==> flow/design.v <==
`timescale 1ns / 1ps
module pipelined(
    input  wire              clk,
    input  wire              rst,
    input  wire              in_valid,
    output wire              in_ready,
    input  wire signed [15:0] a,
    input  wire signed [15:0] b,
    input  wire signed [15:0] c,
    input  wire signed [15:0] d,
    input  wire signed [15:0] e,
    output reg               out_valid,
    input  wire              out_ready,
    output reg signed [31:0]  y
);
    wire s3_ready_in;
    wire s2_ready_in;
    wire s1_ready_in;
    assign s3_ready_in = (~out_valid) || (out_valid && out_ready);
    assign s2_ready_in = (~s2_valid)  || (s2_valid  && s3_ready_in);
    assign s1_ready_in = (~s1_valid)  || (s1_valid  && s2_ready_in);
    assign in_ready = s1_ready_in;
    wire in_send = in_valid && in_ready;
    reg signed [31:0] s1_p1;
    reg signed [31:0] s1_p2;
    reg signed [15:0] s1_e;
    reg               s1_valid;
    always @(posedge clk) begin
        if (rst) begin
            s1_valid <= 1'b0;
            s1_p1    <= 32'sd0;
            s1_p2    <= 32'sd0;
            s1_e     <= 16'sd0;
        end else if (s1_ready_in) begin
            s1_valid <= in_send;
            if (in_send) begin
                s1_p1 <= $signed(a) * $signed(b);
                s1_p2 <= $signed(c) * $signed(d);
                s1_e  <= e;
            end
        end
    end
    reg signed [31:0] s2_s;
    reg signed [15:0] s2_e;
    reg               s2_valid;
    always @(posedge clk) begin
        if (rst) begin
            s2_valid <= 1'b0;
            s2_s     <= 32'sd0;
            s2_e     <= 16'sd0;
        end else if (s2_ready_in) begin
            s2_valid <= s1_valid;
            if (s1_valid) begin
                s2_s <= s1_p1 + s1_p2;
                s2_e <= s1_e;
            end
        end
    end
    always @(posedge clk) begin
        if (rst) begin
            out_valid <= 1'b0;
            y         <= 32'sd0;
        end else if (s3_ready_in) begin
            out_valid <= s2_valid;
            if (s2_valid) begin
                y <= s2_s + $signed(s2_e);
            end
        end
    end
endmodule
# ---- Tool chain data of pipelined
# Module pipelined before and after one edit of its RTL, step after step.
# Lines under "orig" count in the file above, lines under "edited" in the edited file.
# "delta" is "edited" less "orig", of the values as shown.
# Operators carry their Yosys type and port widths (W data, S select, Z words).
# Library cell names are shortened.
# A cell with - has no value.
dict set report setup {
  top {pipelined}
  clk_port {clk}
  library {sky130hd}
  pvt_corner {tt_025C_1v80}
}

# ---- Diff
# The edit as a unified diff against the file above.
# A script made this edit. It changes what the design does and was not meant as an optimisation.
# begin of diff
@@ -35,5 +35,5 @@
             s1_valid <= in_send;
             if (in_send) begin
-                s1_p1 <= $signed(a) * $signed(b);
+                s1_p1 <= $signed(a) & $signed(b);
                 s1_p2 <= $signed(c) * $signed(d);
                 s1_e  <= e;
# end of diff

# ---- Word-level counts
# Source: Yosys, flattened and elaborated, memories not mapped. Widths are those after wreduce. Registers that Yosys merges into a memory's read port (data or address) are not register bits. Print and check cells do not count. Equal cells are merged and count once.
# element orig edited delta
set bits {}
lappend bits {ramBits 0 0 0}
lappend bits {clocked_rd_ports_x_width 0 0 0}
lappend bits {mem_count 0 0 0}
lappend bits {ff_bits 163 163 0}
lappend bits {mem_bits_ro 0 0 0}
lappend bits {out_inout_bits 34 34 0}
lappend bits {latch_bits 0 0 0}
lappend bits {word_cells 26 26 0}
lappend bits {inputBits 84 84 0}
# element orig edited delta
set classes {}
lappend classes {n_shift 0 0 0}
lappend classes {muxes 0 0 0}
lappend classes {addsub 2 2 0}
lappend classes {multipliers 2 1 -1}
lappend classes {n_eq 0 0 0}
lappend classes {reduce_and_logical 10 10 0}
lappend classes {div_mod_pow 0 0 0}
lappend classes {bitwise 3 4 1}
lappend classes {compare 0 0 0}
# cell orig edited delta
set op_table {}
lappend op_table {{$mul A16 B16 Y32} 2 1 -1}
lappend op_table {{$and A16 B16 Y16} 0 1 1}
# Operator kinds equal on both sides are left out: 6.

# ---- Depth
# Longest topological path by Yosys (ltp), each cell counted once; first at word level (registers and memories cut), then after technology mapping (sequential cells cut; the memories' decode and read muxes count).
# element orig edited delta
set logic_depth {}
lappend logic_depth {word_depth 8 8 0}
lappend logic_depth {ABC_AREA 0 0 -}
lappend logic_depth {ltp_mapped 24 23 -1}
lappend logic_depth {mapped_depth_nobuf 22 22 0}

# ---- Synthesis result
# Yosys stat after the flow's synthesis: flattened, memories mapped to cells. It holds for the ABC_AREA given above (unset counts as 0); a run with the other value may have another netlist.
# cell orig edited delta
set types {}
lappend types {inv_1 596 322 -274}
lappend types {fa_1 526 264 -262}
lappend types {nand2_1 476 318 -158}
lappend types {and2_1 254 134 -120}
lappend types {ha_1 226 144 -82}
lappend types {clkbuf_1 113 81 -32}
lappend types {o21ai_0 77 48 -29}
lappend types {nand3_1 43 69 26}
lappend types {xnor2_1 66 46 -20}
lappend types {dfxtp_1 163 147 -16}
lappend types {nor2_1 94 78 -16}
lappend types {nand2b_1 23 9 -14}
lappend types {o21ai_1 1 15 14}
lappend types {a21oi_1 198 185 -13}
lappend types {xor2_1 23 10 -13}
lappend types {nor3_1 39 29 -10}
lappend types {o21a_1 28 18 -10}
lappend types {nor4b_1 14 6 -8}
# Cell types equal on both sides are left out: 6.
# Not every row of either side is listed.
# element orig edited delta
set mapped {}
lappend mapped {buf_cells 122 92 -30}
lappend mapped {sequential_area_mm2 0.0032631 0.0029428 -0.0003203}
lappend mapped {cells 3245 2184 -1061}
lappend mapped {synth_area_mm2 0.0281695 0.0183263 -0.0098432}
lappend mapped {ff_cells 163 147 -16}

# ---- Worst setup path after synthesis
# OpenSTA on the mapped netlist: ideal clock, no wires. The path of least setup slack (recovery checks aside). Input and output delay are each 20% of the period. Register names are those of the netlist, which keeps one name where synthesis merged equal registers.
# element orig edited delta
set synth_timing {}
lappend synth_timing {path_type {input -> register} {input -> register} -}
lappend synth_timing {from {in b[7]} {in d[1]} -}
lappend synth_timing {to {reg s1_p1[29]} {reg s1_p2[29]} -}
lappend synth_timing {required_time_ps 7926 7930 4}
lappend synth_timing {clock_period_ps 8000 8000 0}
lappend synth_timing {setup_ps 74 70 -4}
lappend synth_timing {driving_pins 23 21 -2}
lappend synth_timing {launch_ps 1600 1600 0}
lappend synth_timing {in_delay_ps 1600 1600 0}
lappend synth_timing {slack_ps 572 670 98}
lappend synth_timing {delay_ps 5827 5730 -97}
lappend synth_timing {n_path_buf 1 2 1}
lappend synth_timing {arrival_ps 7353 7260 -93}
lappend synth_timing {synth_period_reached_ps 7428 7330 -98}
# "delay_ps" is the arrival time less input delay plus setup time.
# "driving_pins" counts driving pins, that of a launching flip-flop among them; a cell with two outputs on the path counts twice.
# "synth_period_reached_ps" = period - worst setup slack (recovery checks aside). The figure is calculated, with input and output delays left at 20% of the set period.
# The rows between start and end are the longest chain of elaborated cells between them; the timing report does not say that the signal goes this way. Where chains are equally long, one stands for them.
# A line is the first line of the expression or statement that the cell stems from. Yosys adds cells for indexed reads and writes and turns some case tables into memories.
dict set report synth_between_orig {
  cell_sequence {clkbuf_1 > nand2_1 > fa_1 > inv_1 > fa_1 > inv_1 > fa_1 > inv_1 > fa_1 > fa_1 > inv_1 > fa_1 > inv_1 > ha_1 > and3_1 > and3_1 > o31ai_1 > a21oi_2 > nor3_2 > o31ai_1 > o31a_1 > or4b_1 > a31oi_1}
  elab_chain_cells 1
  cells_between 1
  lines_between 1
  cone_classes {mul (1)}
}
# element line_no
set synth_lines_orig {}
lappend synth_lines_orig {{start: declaration} 8} ;# input  wire signed [15:0] b,
lappend synth_lines_orig {{$mul A16 B16 Y32} 37} ;# s1_p1 <= $signed(a) * $signed(b);
lappend synth_lines_orig {{end: assignment} 31} ;# s1_p1    <= 32'sd0;
lappend synth_lines_orig {{end: assignment} 37}
lappend synth_lines_orig {{end: declaration} 24} ;# reg signed [31:0] s1_p1;
dict set report synth_between_edited {
  cell_sequence {clkbuf_1 > nand2_1 > inv_1 > fa_1 > fa_1 > fa_1 > fa_1 > fa_1 > inv_1 > fa_1 > inv_1 > ha_1 > clkbuf_1 > and4_1 > and2_1 > a221o_1 > nor2b_1 > a221oi_2 > a21oi_1 > a211o_1 > a21oi_1}
  elab_chain_cells 1
  cells_between 1
  lines_between 1
  cone_classes {mul (1)}
}
# element line_no
set synth_lines_edited {}
lappend synth_lines_edited {{start: declaration} 10} ;# input  wire signed [15:0] d,
lappend synth_lines_edited {{$mul A16 B16 Y32} 38} ;# s1_p2 <= $signed(c) * $signed(d);
lappend synth_lines_edited {{end: assignment} 32} ;# s1_p2    <= 32'sd0;
lappend synth_lines_edited {{end: assignment} 38}
lappend synth_lines_edited {{end: declaration} 25} ;# reg signed [31:0] s1_p2;

# ---- Timing after layout
# From the final timing report of each run of set A: the path of least setup slack in the routed layout; clock arrival at registers is part of the times.
# The report prints the path's times to 10 ps; the period is as set.
# element orig edited delta
set layout_timing {}
lappend layout_timing {path_type {input -> register} {input -> register} -}
lappend layout_timing {from {in a[5]} {in c[5]} -}
lappend layout_timing {to {reg s1_p1[29]} {reg s1_p2[29]} -}
lappend layout_timing {n_path_buf 4 3 -1}
lappend layout_timing {in_delay_ps 1560 1560 0}
lappend layout_timing {clock_period_ps 7790 7790 0}
lappend layout_timing {slack_ps 240 390 150}
lappend layout_timing {driving_pins 24 23 -1}
lappend layout_timing {launch_ps 1560 1560 0}
lappend layout_timing {setup_ps 70 70 0}
lappend layout_timing {arrival_ps 7920 7770 -150}
lappend layout_timing {required_time_ps 8160 8160 0}
# The rows between start and end are the longest chain of elaborated cells between them; the timing report does not say that the signal goes this way. Where chains are equally long, one stands for them.
dict set report layout_between_orig {
  cell_sequence {clkdlybuf4s50_1 > buf_6 > buf_4 > and2_1 > fa_1 > inv_2 > fa_1 > inv_1 > fa_1 > fa_1 > fa_1 > inv_1 > fa_1 > inv_1 > ha_1 > or3_1 > o31ai_2 > buf_4 > a21oi_2 > nor3_2 > o31ai_2 > o31a_1 > or4b_1 > a31oi_1}
  elab_chain_cells 1
  cells_between 1
  lines_between 1
  cone_classes {mul (1)}
}
# element line_no
set layout_lines_orig {}
lappend layout_lines_orig {{start: declaration} 7} ;# input  wire signed [15:0] a,
lappend layout_lines_orig {{$mul A16 B16 Y32} 37} ;# s1_p1 <= $signed(a) * $signed(b);
lappend layout_lines_orig {{end: assignment} 31} ;# s1_p1    <= 32'sd0;
lappend layout_lines_orig {{end: assignment} 37}
lappend layout_lines_orig {{end: declaration} 24} ;# reg signed [31:0] s1_p1;
dict set report layout_between_edited {
  cell_sequence {clkdlybuf4s50_1 > buf_4 > and2_1 > fa_1 > inv_1 > fa_1 > fa_1 > inv_1 > fa_1 > fa_1 > inv_1 > fa_1 > inv_1 > ha_1 > nand4_1 > o21ai_1 > o41ai_2 > a31oi_1 > a221oi_2 > buf_4 > a21bo_2 > a211o_1 > a21oi_1}
  elab_chain_cells 1
  cells_between 1
  lines_between 1
  cone_classes {mul (1)}
}
# element line_no
set layout_lines_edited {}
lappend layout_lines_edited {{start: declaration} 9} ;# input  wire signed [15:0] c,
lappend layout_lines_edited {{$mul A16 B16 Y32} 38} ;# s1_p2 <= $signed(c) * $signed(d);
lappend layout_lines_edited {{end: assignment} 32} ;# s1_p2    <= 32'sd0;
lappend layout_lines_edited {{end: assignment} 38}
lappend layout_lines_edited {{end: declaration} 25} ;# reg signed [31:0] s1_p2;

# ---- Measured runs
# Both versions went through the flow (Yosys, OpenROAD) with the same settings in each pair. Constraints: input delay and output delay 20% of the set period each, output load 0.01 pF.
dict set report settings_set_A {
  period_ns 7.79
  CAP_MARGIN 20
  CORE_MARGIN 2
  CORE_UTILIZATION 40
  SLEW_MARGIN 20
}
# element orig edited delta
set measured_set_A {}
lappend measured_set_A {timing.setup.tns_ps 0 0 0}
lappend measured_set_A {hold_ws_ps 449 452 3}
lappend measured_set_A {layout_stdcell_area_mm2 0.0323385 0.0212992 -0.0110393}
lappend measured_set_A {synthArea_mm2 0.0281695 0.0183263 -0.0098432}
lappend measured_set_A {clock_period_reached_ps 7550 7400 -150}
lappend measured_set_A {die_area_mm2 0.0725629 0.0475436 -0.0250193}
lappend measured_set_A {timing.setup.ws_ps 240 390 150}
lappend measured_set_A {util_pct 46.3 47.0 0.7}
dict set report settings_set_B {
  CAP_MARGIN 0
  CELL_PAD_IN_SITES_GLOBAL_PLACEMENT 0
  CORE_UTILIZATION 52
  MAX_ROUTING_LAYER {met4}
  PLACE_DENSITY_LB_ADDON 0.25
  SETUP_SLACK_MARGIN 0.91
  TNS_END_PERCENT 55
  period_ns 4.52
  CORE_MARGIN 2
  SLEW_MARGIN 20
}
# element orig edited delta
set measured_set_B {}
lappend measured_set_B {timing.setup.tns_ps -60448 -31234 29214}
lappend measured_set_B {hold_ws_ps 450 451 1}
lappend measured_set_B {layout_stdcell_area_mm2 0.0352851 0.0234162 -0.0118689}
lappend measured_set_B {synthArea_mm2 0.0281695 0.0183263 -0.0098432}
lappend measured_set_B {clock_period_reached_ps 6334 6133 -201}
lappend measured_set_B {die_area_mm2 0.0560506 0.0367604 -0.0192902}
lappend measured_set_B {timing.setup.ws_ps -1814 -1613 201}
lappend measured_set_B {util_pct 65.7 67.6 1.9}
# "clock_period_reached_ps" is the run's clock period less its worst setup slack. It is reckoned from that one timing run; input and output delays stay at 20% of the period that was set.
